==> flow/design.v <==
`timescale 1ns / 1ps
module axi_to_apb_bridge (
    input  logic        clk,
    input  logic        rst_n,
    input  logic [31:0] awaddr,
    input  logic        awvalid,
    output logic        awready,
    input  logic [31:0] wdata,
    input  logic        wvalid,
    output logic        wready,
    output logic        bvalid,
    input  logic        bready,
    output logic        PSEL,
    output logic        PENABLE,
    output logic        PWRITE,
    output logic [31:0] PADDR,
    output logic [31:0] PWDATA
);
    typedef enum logic [2:0] {IDLE, SETUP, ACCESS, WAIT_DONE} state_t;
    state_t state;
    logic [31:0] addr_reg;
    int burst_cnt;
    localparam int burst_len = 4;
    always_ff @(posedge clk or negedge rst_n) begin
        if (!rst_n) begin
            state     <= IDLE;
            awready   <= 0;
            wready    <= 0;
            bvalid    <= 0;
            PSEL      <= 0;
            PENABLE   <= 0;
            PWRITE    <= 0;
            PADDR     <= 0;
            PWDATA    <= 0;
            addr_reg  <= 0;
            burst_cnt <= 0;
        end else begin
            case (state)
                IDLE: begin
                    if (awvalid) begin
                        awready <= 1;
                    end
                    if (awvalid && awready) begin
                        addr_reg  <= awaddr;
                        burst_cnt <= 0;
                        awready   <= 0;
                        state     <= SETUP;
                    end
                end
                SETUP: begin
                    if (wvalid) begin
                        wready  <= 1;
                        PADDR   <= addr_reg;
                        PWDATA  <= wdata;
                        PWRITE  <= 1;
                        PSEL    <= 1;
                        state   <= ACCESS;
                    end
                end
                ACCESS: begin
                    wready  <= 0;
                    PENABLE <= 1;
                    state   <= WAIT_DONE;
                end
                WAIT_DONE: begin
                    PENABLE <= 0;
                    PSEL    <= 0;
                    PWRITE  <= 0;
                    burst_cnt <= burst_cnt + 1;
                    addr_reg  <= addr_reg + 4;
                    if (burst_cnt == burst_len - 1) begin
                        bvalid <= 1;
                        state  <= IDLE;
                    end else begin
                        state <= SETUP;
                    end
                end
            endcase
            if (bvalid && bready) begin
                bvalid <= 0;
                awready <= 1;
                burst_cnt  <= 0;
            end
        end
    end
endmodule
-- Step by step through the tools: axi_to_apb_bridge
Tool output for the design above before and after an edit, in the order of the flow.
Lines under "unedited" count in the file above, lines under "edited" in the edited file.
"change": "edited" minus "unedited" as printed here. "relative change": 100 x difference / "unedited".
Cell names lack the library's common part.
The mark - stands for no value.
- top: axi_to_apb_bridge
- clock port: clk
- cell library: sky130hd
- library corner: tt_025C_1v80

-- The edit
Unified diff, file above to edited file.
The edit is scripted: it alters the design's behaviour and was not made to optimise anything.
begin of diff
@@ -67,5 +67,5 @@
                     PSEL    <= 0;
                     PWRITE  <= 0;
-                    burst_cnt <= burst_cnt + 1;
+                    burst_cnt <= burst_cnt | 1;
                     addr_reg  <= addr_reg + 4;
                     if (burst_cnt == burst_len - 1) begin
end of diff

-- Elaborated design
Source: Yosys, flattened and elaborated, memories not mapped. Widths are those after wreduce. Registers that Yosys merges into a memory's read port (data or address) are not register bits. Print and check cells do not count. Equal cells are merged and count once.
- word-level totals (what ; unedited ; edited ; change ; relative change (%)):
    elaborated cells ; 60 ; 63 ; +3 ; +5.00
    input port bits ; 69 ; 69 ; 0 ; 0.00
    bits in registers ; 136 ; 136 ; 0 ; 0.00
    output and inout bits ; 70 ; 70 ; 0 ; 0.00
- cells by class (what ; unedited ; edited ; change ; relative change (%)):
    multiplexer cells ; 20 ; 20 ; 0 ; 0.00
    equal/unequal tests ; 7 ; 8 ; +1 ; +14.29
    add/subtract/negate cells ; 2 ; 1 ; -1 ; -50.00
    reductions and logical operators ; 21 ; 23 ; +2 ; +9.52
- operator list (cell ; unedited ; edited ; change ; relative change (%)):
    2-bit nonzero test ; 7 ; 8 ; +1 ; +14.29
    2-bit inequality test (second input constant) ; 2 ; 3 ; +1 ; +50.00
    32-bit by 2-bit adder with 32-bit output (second input constant) ; 1 ; 0 ; -1 ; -100.00
    3-bit AND reduction ; 1 ; 2 ; +1 ; +100.00
Operator kinds equal on both sides are left out: 16.

-- Logic depth
Longest topological path by Yosys (ltp), each cell counted once; first at word level (registers and memories cut), then after technology mapping (sequential cells cut; the memories' decode and read muxes count).
- depth (what ; unedited ; edited ; change ; relative change (%)):
    depth after elaboration ; 4 ; 4 ; 0 ; 0.00
    ABC_AREA ; 0 ; 0 ; - ; -
    gate-level depth with buffers ; 7 ; 7 ; 0 ; 0.00
    gate-level depth less buffers ; 6 ; 6 ; 0 ; 0.00

-- Netlist
Source: synth_stat.txt of the flow (Yosys; design flattened, memories mapped). It holds for the ABC_AREA given above (unset counts as 0); a run with the other value may have another netlist.
- cell types (cell type ; unedited ; edited ; change ; relative change (%)):
    dfrtp_1 ; 136 ; 104 ; -32 ; -23.53
    nand3_1 ; 38 ; 10 ; -28 ; -73.68
    nand2_1 ; 65 ; 39 ; -26 ; -40.00
    nor2_1 ; 35 ; 14 ; -21 ; -60.00
    mux2_2 ; 84 ; 65 ; -19 ; -22.62
    o21ai_0 ; 26 ; 8 ; -18 ; -69.23
    nand4_1 ; 22 ; 4 ; -18 ; -81.82
    clkbuf_1 ; 18 ; 5 ; -13 ; -72.22
    nor4_1 ; 13 ; 3 ; -10 ; -76.92
    inv_1 ; 10 ; 3 ; -7 ; -70.00
    nor3_1 ; 9 ; 3 ; -6 ; -66.67
    xor2_1 ; 6 ; 0 ; -6 ; -100.00
    buf_6 ; 0 ; 6 ; +6 ; -
    nor4_2 ; 0 ; 5 ; +5 ; -
    o22ai_1 ; 25 ; 21 ; -4 ; -16.00
    a31oi_1 ; 6 ; 2 ; -4 ; -66.67
    a211o_1 ; 4 ; 0 ; -4 ; -100.00
    nand3b_1 ; 4 ; 0 ; -4 ; -100.00
Cell types equal on both sides are left out: 6.
The list need not be complete.
- mapped netlist (what ; unedited ; edited ; change ; relative change (%)):
    flip-flops ; 137 ; 105 ; -32 ; -23.36
    standard cells after synthesis ; 643 ; 400 ; -243 ; -37.79
    sequential area (µm²) ; 3429.5 ; 2628.8 ; -800.7 ; -23.35
    chip area (Yosys) (µm²) ; 6831.6 ; 4797.1 ; -2034.5 ; -29.78
    buffer cells ; 38 ; 24 ; -14 ; -36.84

-- Path before layout
OpenSTA on the mapped netlist: ideal clock, no wires. The path of least setup slack (recovery checks aside). Input and output delay are each 20% of the period. Register names are those of the netlist, which keeps one name where synthesis merged equal registers.
- timing path after synthesis (what ; unedited ; edited ; change ; relative change (%)):
    path type ; input to register ; input to register ; - ; -
    from ; in bready ; in awvalid ; - ; -
    to ; reg burst_cnt[11] ; reg addr_reg[17] ; - ; -
    buffers on the path ; 1 ; 2 ; +1 ; +100.00
    data arrival time (ns) ; 2.179 ; 1.978 ; -0.201 ; -9.22
    period (ns) ; 5.0 ; 5.0 ; 0.0 ; 0.00
    required time (ns) ; 4.882 ; 4.863 ; -0.019 ; -0.39
    path slack (ns) ; 2.703 ; 2.886 ; +0.183 ; -
    delay of the path (ns) ; 1.297 ; 1.115 ; -0.182 ; -14.03
    stages ; 6 ; 7 ; +1 ; +16.67
    launch time at the first pin (ns) ; 1.000 ; 1.000 ; 0.000 ; 0.00
    setup time (ns) ; 0.118 ; 0.137 ; +0.019 ; -
    external input delay (ns) ; 1.000 ; 1.000 ; 0.000 ; 0.00
    period reached after synthesis (ns) ; 2.297 ; 2.114 ; -0.183 ; -7.97
"delay of the path" = arrival - input delay + setup time.
"stages": output pins that drive a net of the path, with the launching flip-flop's if there is one; two outputs of one cell count as two.
"period reached after synthesis" = period - worst setup slack (recovery checks aside). The figure is calculated, with input and output delays left at 20% of the set period.
The rows between start and end are the longest chain of elaborated cells between them; the timing report does not say that the signal goes this way. Where chains are equally long, one stands for them.
A line is the first line of the expression or statement that the cell stems from. Yosys adds cells for indexed reads and writes and turns some case tables into memories.
A register here has more assigning lines than the two given.
On the way, after synthesis, unedited:
- cell sequence: nand2_1 > clkbuf_1 > a311oi_1 > nand2_1 > o2bb2ai_1 > a21o_1
- length of the longest elaborated chain at 3
- noted elaborated cells on any way between the ends: 5
- noted source lines of those cells: 1
- those cells by class: 1 x eq/ne; 1 x mux; 3 x reduce/logical
- ends and longest elaborated chain, after synthesis, unedited (what ; line ; text):
    start: declaration ; 12 ; input  logic        bready,
    1-bit logical AND ; 79 ; if (bvalid && bready) begin
    3-bit nonzero test ; - ;
    2-bit AND reduction ; - ;
    end: assignment ; 69 ; burst_cnt <= burst_cnt + 1;
    end: assignment ; 82 ; burst_cnt  <= 0;
    end: declaration ; 22 ; int burst_cnt;
On the way, after synthesis, edited:
- cell sequence: and3_1 > a21o_1 > buf_2 > clkbuf_1 > nand2_1 > mux2i_1 > a21oi_1
- length of the longest elaborated chain at 3
- noted elaborated cells on any way between the ends: 5
- noted source lines of those cells: 2
- those cells by class: 1 x eq/ne; 2 x mux; 2 x reduce/logical
- ends and longest elaborated chain, after synthesis, edited (what ; line ; text):
    start: declaration ; 6 ; input  logic        awvalid,
    1-bit logical AND ; 43 ; if (awvalid && awready) begin
    32-bit 2-to-1 mux ; 43 ;
    32-bit case mux with 2-bit select ; 38 ; case (state)
    end: assignment ; 44 ; addr_reg  <= awaddr;
    end: assignment ; 70 ; addr_reg  <= addr_reg + 4;
    end: declaration ; 21 ; logic [31:0] addr_reg;

-- Path in the finished layout
From the final timing report of each run of pair A: the path of least setup slack in the routed layout; clock arrival at registers is part of the times.
- timing path after layout (what ; unedited ; edited ; change ; relative change (%)):
    path type ; input to register ; input to register ; - ; -
    from ; in awvalid ; in awvalid ; - ; -
    to ; reg burst_cnt[11] ; reg addr_reg[26] ; - ; -
    setup time (ns) ; 0.06 ; 0.14 ; +0.08 ; -
    path slack (ns) ; 0.82 ; 1.19 ; +0.37 ; -
    external input delay (ns) ; 0.65 ; 0.65 ; 0.00 ; 0.00
    stages ; 6 ; 7 ; +1 ; +16.67
    launch time at the first pin (ns) ; 0.65 ; 0.65 ; 0.00 ; 0.00
    data arrival time (ns) ; 2.80 ; 2.28 ; -0.52 ; -18.57
    required time (ns) ; 3.62 ; 3.46 ; -0.16 ; -4.42
    period (ns) ; 3.26 ; 3.26 ; 0.00 ; 0.00
    buffers on the path ; 1 ; 2 ; +1 ; +100.00
The rows between start and end are the longest chain of elaborated cells between them; the timing report does not say that the signal goes this way. Where chains are equally long, one stands for them.
A register here has more assigning lines than the two given.
On the way, after layout, unedited:
- cell sequence: clkdlybuf4s50_1 > nand3_2 > a311oi_1 > nand2_1 > nor4b_1 > a21o_1
- length of the longest elaborated chain at 4
- noted elaborated cells on any way between the ends: 6
- noted source lines of those cells: 3
- those cells by class: 1 x eq/ne; 3 x mux; 2 x reduce/logical
- ends and longest elaborated chain, after layout, unedited (what ; line ; text):
    start: declaration ; 6 ; input  logic        awvalid,
    1-bit logical AND ; 43 ; if (awvalid && awready) begin
    32-bit 2-to-1 mux ; 43 ;
    32-bit case mux with 2-bit select ; 38 ; case (state)
    32-bit 2-to-1 mux ; 79 ; if (bvalid && bready) begin
    end: assignment ; 69 ; burst_cnt <= burst_cnt + 1;
    end: assignment ; 82 ; burst_cnt  <= 0;
    end: declaration ; 22 ; int burst_cnt;
On the way, after layout, edited:
- cell sequence: clkdlybuf4s50_1 > and3_1 > a21o_1 > buf_4 > nand2_1 > mux2i_1 > a21oi_1
- length of the longest elaborated chain at 3
- noted elaborated cells on any way between the ends: 5
- noted source lines of those cells: 2
- those cells by class: 1 x eq/ne; 2 x mux; 2 x reduce/logical
- ends and longest elaborated chain, after layout, edited (what ; line ; text):
    start: declaration ; 6 ; input  logic        awvalid,
    1-bit logical AND ; 43 ; if (awvalid && awready) begin
    32-bit 2-to-1 mux ; 43 ;
    32-bit case mux with 2-bit select ; 38 ; case (state)
    end: assignment ; 44 ; addr_reg  <= awaddr;
    end: assignment ; 70 ; addr_reg  <= addr_reg + 4;
    end: declaration ; 21 ; logic [31:0] addr_reg;

-- Flow runs
Both versions went through the flow (Yosys, OpenROAD) with the same settings in each pair. Constraints: input delay and output delay 20% of the set period each, output load 0.01 pF.
Flow settings, pair A:
- noted CORE_UTILIZATION: 40
- period_ns: 3.26
- CAP_MARGIN at 20
- noted CORE_MARGIN: 2
- SLEW_MARGIN: 20
- results, pair A (what ; unedited ; edited ; change ; relative change (%)):
    setup slack of the worst path (ns) ; 0.819 ; 1.185 ; +0.366 ; -
    area of the die (µm²) ; 18140.0 ; 12884.5 ; -5255.5 ; -28.97
    chip area after synthesis (Yosys) (µm²) ; 6831.6 ; 4797.1 ; -2034.5 ; -29.78
    clock period achieved (ns) ; 2.441 ; 2.075 ; -0.366 ; -14.99
    final design utilization ; 0.54 ; 0.567 ; +0.027 ; -
    setup TNS (ns) ; 0.000 ; 0.000 ; 0.000 ; -
    power consumption (mW) ; 7.841 ; 5.355 ; -2.486 ; -31.71
Flow settings, pair B:
- CAP_MARGIN at 0
- noted CELL_PAD_IN_SITES_DETAIL_PLACEMENT: 2
- CELL_PAD_IN_SITES_GLOBAL_PLACEMENT: 1
- noted CORE_MARGIN: 9
- noted CORE_UTILIZATION: 22
- PLACE_DENSITY_LB_ADDON: 0.04
- SETUP_SLACK_MARGIN at 0.22
- period_ns: 4.15
- SLEW_MARGIN: 20
- results, pair B (what ; unedited ; edited ; change ; relative change (%)):
    setup slack of the worst path (ns) ; 1.321 ; 1.865 ; +0.544 ; -
    area of the die (µm²) ; 37719.5 ; 27444.9 ; -10274.6 ; -27.24
    chip area after synthesis (Yosys) (µm²) ; 6831.6 ; 4797.1 ; -2034.5 ; -29.78
    clock period achieved (ns) ; 2.829 ; 2.285 ; -0.544 ; -19.23
    final design utilization ; 0.301 ; 0.316 ; +0.015 ; -
    setup TNS (ns) ; 0.000 ; 0.000 ; 0.000 ; -
    power consumption (mW) ; 6.300 ; 4.245 ; -2.055 ; -32.62
By "clock period achieved" is meant the clock period of the run minus its worst setup slack. This is arithmetic on one report: input and output delays are still those of the set period (20% each).
"power consumption" is the tool's figure for a default switching activity; nothing was simulated.
